==> flow/design.v <==
module alu(OPA, OPB, CIN,INP_VALID, CLK, RST, CMD, CE, MODE, COUT, OFLOW, RES, G, E, L, ERR);
    input ['d8-1:0] OPA, OPB;
    input CLK, RST, CE, MODE, CIN;
    input [1:0] INP_VALID;
    input ['d4-1:0] CMD;
    output reg ['d16-1:0] RES;
    output reg COUT;
    output reg OFLOW;
    output reg G;
    output reg E;
    output reg L;
    output reg ERR;
    reg ['d16-1:0] RES_next;
    reg COUT_next, OFLOW_next, G_next, E_next, L_next, ERR_next;
    reg ['d16-1:0] res_t;
    reg cout_t, oflow_t, g_t, e_t, l_t, err_t;
    always @(posedge CLK or posedge RST) begin
        if (RST) begin
            RES <= {'d16{1'b0}};
            COUT <= 1'b0;
            OFLOW <= 1'b0;
            G <= 1'b0;
            E <= 1'b0;
            L <= 1'b0;
            ERR <= 1'b0;
        end
        else begin
                RES <= RES_next;
                COUT <= COUT_next;
                OFLOW <= OFLOW_next;
                G <= G_next;
                E <= E_next;
                L <= L_next;
                ERR <= ERR_next;
        end
    end
    always @(posedge CLK) begin
        res_t = {'d16{1'b0}};
        cout_t = 1'b0;
        oflow_t = 1'b0;
        g_t = 1'b0;
        e_t = 1'b0;
        l_t = 1'b0;
        err_t = 1'b0;
        if (CE) begin
            if (MODE) begin
                case (CMD)
                   'd0: begin
                        if (INP_VALID == 'b11) begin
                            res_t = OPA+ OPB;
                            cout_t = res_t[8]; 
                        end
                   end
                   'd1: begin
                        if (INP_VALID == 'b11) begin
                            oflow_t = (OPA < OPB);
                            res_t = OPA - OPB;
                        end
                   end
                   'd2: begin
                        if (INP_VALID == 'b11) begin
                            res_t = OPA + OPB + CIN;
                            cout_t = res_t[8];
                        end
                   end
                   'd3: begin
                        if (INP_VALID == 'b11) begin
                            oflow_t = (OPA < (OPB + CIN));
                            res_t = OPA - OPB - CIN;
                        end
                   end
                   'd4:  begin
                        if (INP_VALID[0] == 'b1) begin
                            res_t = OPA + 1;
                        end
                   end
                   'd5: begin
                        if (INP_VALID[0] == 'b1) begin
                            res_t = OPA - 1;
                            if (OPA == {'d8{1'b0}}) oflow_t = 1;
                        end
                   end
                   'd6: begin
                        if (INP_VALID[1] == 'b1) begin
                            res_t = OPB + 1;
                        end
                   end
                   'd7: begin
                        if (INP_VALID[1] == 'b1) begin
                            res_t = OPB - 1;
                            if (OPB == {'d8{1'b0}}) oflow_t = 1;
                        end
                   end
                   'd8: begin
                        if (INP_VALID == 'b11) begin
                            if (OPA == OPB) begin
                                e_t = 1'b1;
                                g_t = 1'b0;
                                l_t = 1'b0;
                            end
                            else if (OPA > OPB) begin
                                e_t = 1'b0;
                                g_t = 1'b1;
                                l_t = 1'b0;
                            end
                            else begin
                                e_t = 1'b0;
                                g_t = 1'b0;
                                l_t = 1'b1;
                            end
                        end
                   end
                   'd9: begin
                        if (INP_VALID == 'b11) begin
                            res_t = (OPA + 1) * (OPB + 1);
                        end
                   end
                   'd10: begin
                        if (INP_VALID == 'b11) begin
                            res_t = (OPA << 1) * (OPB);
                        end
                   end
                   'd11: begin
                        if (INP_VALID == 'b11) begin
                            res_t = $signed(OPA) + $signed(OPB);
                            oflow_t =((OPA[7] == OPB[7]) && (res_t[7] != OPA[7]));
                            cout_t = res_t[8];
                            if ($signed(res_t) < 0) l_t = 1'b1;
                            else if ($signed(res_t) > 0) g_t = 1'b1;
                            else e_t = 1'b1;
                        end
                   end
                   'd12: begin
                        if (INP_VALID == 'b11) begin
                            res_t = $signed(OPA) - $signed(OPB);
                            oflow_t = ((OPA[7] != OPB[7]) && (res_t[7] != OPA[7]));
                            cout_t = res_t[8];
                            if ($signed(res_t) < 0) l_t = 1'b1;
                            else if ($signed(res_t) > 0) g_t = 1'b1;
                            else e_t = 1'b1;
                        end
                   end
                   default:;
               endcase
            end
            else begin
                case (CMD)
                    'd0:begin
                        if (INP_VALID == 'b11) res_t = {1'b0, OPA & OPB};
                    end
                    'd1:begin
                        if (INP_VALID == 'b11) res_t = {1'b0, ~(OPA & OPB)};
                    end
                    'd2:begin
                        if (INP_VALID == 'b11)res_t = {1'b0, OPA | OPB};
                    end
                    'd3:begin
                        if (INP_VALID == 'b11)res_t = {1'b0, ~(OPA | OPB)};
                    end
                    'd4:begin
                        if (INP_VALID == 'b11) res_t = {1'b0, OPA ^ OPB};
                    end
                    'd5:begin
                        if (INP_VALID == 'b11) res_t = {1'b0, ~(OPA ^ OPB)};
                    end
                    'd6:begin
                        if (INP_VALID[0] == 'b1)
                            res_t = ~OPA &{'d8 {1'b1}};
                    end
                    'd7:begin
                        if (INP_VALID[1] == 'b1)
                            res_t =  ~OPB&{'d8{1'b1}};
                    end
                    'd8:begin
                        if (INP_VALID[0] == 'b1)
                            res_t = (OPA >> 1) &{'d8{1'b1}} ;
                    end
                    'd9:begin
                        if (INP_VALID[0] == 'b1)
                            res_t = (OPA << 1)&{'d8{1'b1}};
                    end
                    'd10:begin
                        if (INP_VALID[1] == 'b1)
                            res_t = (OPB >> 1)&{'d8{1'b1}};
                    end
                    'd11:begin
                        if (INP_VALID[1] == 'b1)
                            res_t = (OPB << 1)&{'d8{1'b1}};
                    end
                    'd12:begin
                        if (INP_VALID == 'b11) begin
                            if (!(|OPB['d8-1:'d2+1])) begin
                                res_t = ((OPA <<  OPB['d2:0]) | (OPA >> ('d8 -  OPB['d2:0])))&{'d8{1'b1}};
                            end
                            else err_t = 1'b1;
                        end
                    end
                    'd13:begin
                        if (INP_VALID == 'b11) begin
                            if (!(|OPB['d8-1:'d2+1])) begin
                                res_t = ((OPA >> OPB['d2:0]) | (OPA << ('d8 - OPB['d2:0]))) &{'d8{1'b1}};
                            end
                            else err_t = 1'b1;
                        end
                    end
                    default: ;
                endcase
            end
            if(!(MODE == 1 && (CMD == 'd10 || CMD == 'd9 || CMD == 'd12 || CMD == 'd11)))
                res_t = res_t & {'d8{1'b1}};
        end
        RES_next <= res_t;
        COUT_next <= cout_t;
        OFLOW_next <= oflow_t;
        G_next <= g_t;
        E_next <= e_t;
        L_next <= l_t;
        ERR_next <= err_t;
    end
endmodule
From RTL to reports: alu
The steps from the RTL of alu to its reports follow in flow order. Lines are those of the file above, counted from 1. Cell names lack the library's common part. A cell with -- has no value.

Top module: alu. Clock port: CLK. Library: sky130hd. Library corner: tt_025C_1v80.

Word level
Source: Yosys, flattened and elaborated, memories not mapped. Widths are those after wreduce. Registers that Yosys merges into a memory's read port (data or address) are not register bits. Print and check cells do not count.

Under flip-flop bits (word level) stands 44. Under input bits stands 27. The figure for output and inout bits is 22. The entry for word-level cells reads 159.

$add $sub $neg: 12. Under $mul stands 2. The entry for order comparisons reads 7. For eq/ne operators the number is 19. Shifts and indexed selects: 4. The entry for muxes and demuxes reads 73. The figure for bitwise logic cells is 13. The entry for reduce/logical cells reads 14.

Operator list (number): 16-bit case mux with 12-bit select (1); 9-bit by 9-bit multiplier with 16-bit output (1); 16-bit 2-to-1 mux (9); 8-bit by 8-bit multiplier with 15-bit output (1); 8-bit case mux with 14-bit select (1); 8-bit 2-to-1 mux (14); 8-bit NOT (5); 1-bit 2-to-1 mux (37); 8-bit by 32-bit left shift with 8-bit output (1); 8-bit by 32-bit right shift with 8-bit output (1); 9-bit 2-to-1 mux (3); 4-bit equality test (second input constant) (6); 8-bit OR (3); 8-bit by 1-bit adder with 9-bit output (second input constant) (2); 8-bit by 1-bit subtractor with 9-bit output (second input constant) (2); 8-bit by 8-bit adder with 9-bit output (2); 8-bit by 8-bit subtractor with 9-bit output (2); 9-bit by 1-bit greater-than comparator with 1-bit output (second input constant) (2); 9-bit by 1-bit less-than comparator with 1-bit output (second input constant) (2); 16-bit by 1-bit subtractor with 16-bit output (1); 4-bit by 3-bit equality test with 1-bit output (second input constant) (4); 8-bit less-than comparator (2); 8-bit logical NOT (2); 7-bit 2-to-1 mux (2); 9-bit by 1-bit adder with 10-bit output (1); 10-bit 2-to-1 mux (1); 1-bit case mux with 3-bit select (3); 4-bit by 2-bit equality test with 1-bit output (second input constant) (2).

Other operator kinds: 22; their cells: 31.

Depth
Depth = most cells in a row (Yosys ltp): at word level without a register or memory, in the mapped netlist without a sequential cell, where the memories' decode and read muxes count.

Under depth after elaboration stands 7. Under ABC_AREA stands 0. Under mapped depth stands 25. The entry for mapped depth without buffers reads 21.

Mapped cells and area
The flow's flattened synthesis, as Yosys stat reports it; memories are mapped. The netlist is that of the ABC_AREA named above (0 if unset); the other value can give another one. Totals and module areas in this step are rounded.

Cells by type: fa_1 (number 86, total area 1.72E+03 um^2); ha_1 (number 108, total area 1.35E+03 um^2); inv_1 (number 150, total area 563.04 um^2); dfrtp_1 (number 22, total area 550.528 um^2); nor2_1 (number 143, total area 536.765 um^2); xnor2_1 (number 53, total area 464.195 um^2); dfxtp_1 (number 22, total area 440.422 um^2); nand2_1 (number 106, total area 397.882 um^2); xor2_1 (number 37, total area 324.061 um^2); a21oi_1 (number 61, total area 305.293 um^2); mux2i_1 (number 24, total area 240.23 um^2); o22ai_1 (number 30, total area 187.68 um^2); nor3_1 (number 36, total area 180.173 um^2); nand3_1 (number 35, total area 175.168 um^2); o21ai_0 (number 29, total area 145.139 um^2); buf_2 (number 26, total area 130.125 um^2); xnor2_2 (number 7, total area 113.859 um^2); a22oi_1 (number 14, total area 105.101 um^2).

Not listed: further types 76, cells in them 292.

The entry for standard cells after synthesis reads 1281. For synthesis area the number is 10210 um^2. Under sequential area stands 991.0 um^2. Under mapped flip-flops stands 44. The entry for buffers reads 64.

Timing after synthesis
OpenSTA on the mapped netlist: ideal clock, no wires. The path of least setup slack (recovery checks aside). Input and output delay are each 20% of the period. Register names are those of the netlist, which keeps one name where synthesis merged equal registers.

Path type: input-to-reg. Start: input OPB[1]. End: register RES_next[14]. Clock period: 8.0 ns. The entry for input delay reads 1.600 ns. The figure for setup time is 0.128 ns. The figure for launch time at the first pin is 1.600 ns. The entry for arrival time reads 6.971 ns. The figure for data required time is 7.872 ns. Under setup slack stands 0.901 ns. Path delay: 5.499 ns. The figure for stages is 24. For buffers on the path the number is 5. Under synthesis period reached stands 7.099 ns.

"path delay" is the arrival time less input delay plus setup time. "stages" counts driving pins, that of a launching flip-flop among them; a cell with two outputs on the path counts twice. "synthesis period reached" is the clock period less the worst setup slack; recovery checks do not enter. This is arithmetic on one report: input and output delays are still those of the set period (20% each). The rows between start and end are the longest chain of elaborated cells between them; the timing report does not say that the signal goes this way. Where chains are equally long, one stands for them. A line is the first line of the expression or statement that the cell stems from. Yosys adds cells for indexed reads and writes and turns some case tables into memories.

Path through: buf_2 > inv_1 > buf_2 > ha_1 > buf_2 > clkbuf_1 > buf_1 > nand2b_1 > fa_1 > inv_1 > fa_1 > ha_1 > inv_1 > fa_1 > inv_1 > fa_1 > a21o_1 > a211o_1 > a2111oi_0 > or3_1 > o21ai_0 > xor2_1 > a22oi_1 > a21oi_1. For cells in the longest elaborated chain the number is 5. Under elaborated cells on any way between the ends stands 17. Classes of those cells: 6 x add/sub; 2 x mul; 9 x mux.

RTL lines, path after synthesis: start, declared (line 2) `input ['d8-1:0] OPA, OPB;`; 8-bit by 1-bit adder with 9-bit output (line 115) `res_t = (OPA + 1) * (OPB + 1);`; 9-bit by 9-bit multiplier with 16-bit output (line 115); 16-bit 2-to-1 mux (line 114) `if (INP_VALID == 'b11) begin`; 16-bit case mux with 12-bit select (line 47) `case (CMD)`; 16-bit 2-to-1 mux (line 46) `if (MODE) begin`; end, assigned (line 212) `RES_next <= res_t;`; end, declared (line 13) `reg ['d16-1:0] RES_next;`.

Worst path after layout
Path of least setup slack in the final report of run 1 (OpenROAD, finished layout, wires in). Where an end is a register, its clock arrival counts in the times.

Path type: input-to-reg. Start: input OPA[5]. End: register RES_next[14]. Clock period: 7.41 ns. The entry for input delay reads 1.48 ns. The figure for setup time is 0.12 ns. The figure for launch time at the first pin is 1.48 ns. The entry for arrival time reads 7.18 ns. The figure for data required time is 7.58 ns. Under setup slack stands 0.39 ns. The figure for stages is 20. For buffers on the path the number is 1.

The rows between start and end are the longest chain of elaborated cells between them; the timing report does not say that the signal goes this way. Where chains are equally long, one stands for them.

Path through: clkdlybuf4s50_1 > nand4_1 > or3_1 > and2_1 > or2_2 > fa_1 > inv_1 > fa_1 > inv_1 > fa_1 > fa_1 > inv_1 > ha_1 > a211o_1 > a2111oi_0 > or3_1 > o21ai_0 > xor2_1 > a22oi_1 > a21oi_1. For cells in the longest elaborated chain the number is 5. Under elaborated cells on any way between the ends stands 17. Classes of those cells: 6 x add/sub; 2 x mul; 9 x mux.

RTL lines, path after layout: start, declared (line 2) `input ['d8-1:0] OPA, OPB;`; 8-bit by 1-bit adder with 9-bit output (line 115) `res_t = (OPA + 1) * (OPB + 1);`; 9-bit by 9-bit multiplier with 16-bit output (line 115); 16-bit 2-to-1 mux (line 114) `if (INP_VALID == 'b11) begin`; 16-bit case mux with 12-bit select (line 47) `case (CMD)`; 16-bit 2-to-1 mux (line 46) `if (MODE) begin`; end, assigned (line 212) `RES_next <= res_t;`; end, declared (line 13) `reg ['d16-1:0] RES_next;`.

Memo
Re: implementation data of alu

alu through Yosys and OpenROAD on sky130hd: 3 stored runs, unordered, with their settings and measured results. The constraints put input and output delay at 20% of the set period each and load the outputs with 0.01 pF. "period reached" means the clock period less the worst setup slack. The figure is calculated, with input and output delays left at 20% of the set period. "worst setup path time": the worst setup path's part of the clock period (all of it between registers, 20% less for each end at a port) less its slack. A launch clock that arrives late makes it longer, a capture clock that arrives late makes it shorter. Values from the reports are rounded here.

Run 1 has these settings: period_ns 7.41; CAP_MARGIN 20; CORE_MARGIN 2; CORE_UTILIZATION 40; SLEW_MARGIN 20. The Yosys chip area after synthesis is 10210 um^2. For the standard-cell area of the final layout the run shows 11490 um^2. The worst setup slack after layout reads 0.392 ns. The total die area comes to 26820 um^2. The worst setup path time is 5.54 ns. Critical path kind: input-to-reg. The period reached comes to 7.018 ns.

Run 2 has these settings: SETUP_SLACK_MARGIN 0.43; period_ns 7.41; CAP_MARGIN 20; CORE_MARGIN 2; CORE_UTILIZATION 40; SLEW_MARGIN 20. For the standard-cell area of the final layout the run shows 11590 um^2. The period reached comes to 6.805 ns. The worst setup path time is 5.32 ns. Critical path kind: input-to-reg. The worst setup slack after layout reads 0.605 ns. The total die area comes to 26820 um^2. The Yosys chip area after synthesis is 10210 um^2.

Run 3 has these settings: ABC_AREA 1; CELL_PAD_IN_SITES_GLOBAL_PLACEMENT 2; CORE_MARGIN 8; CTS_CLUSTER_SIZE 60; GPL_TIMING_DRIVEN 0; HOLD_SLACK_MARGIN 0.2; MAX_ROUTING_LAYER met4; MIN_ROUTING_LAYER met2; SETUP_SLACK_MARGIN 0.72; TNS_END_PERCENT 55; period_ns 8.0; CAP_MARGIN 20; CORE_UTILIZATION 40; SLEW_MARGIN 20. The total die area comes to 31920 um^2. For the standard-cell area of the final layout the run shows 11790 um^2. The worst setup path time is 5.53 ns. Critical path kind: input-to-reg. The worst setup slack after layout reads 0.867 ns. The Yosys chip area after synthesis is 10580 um^2. The period reached comes to 7.133 ns.
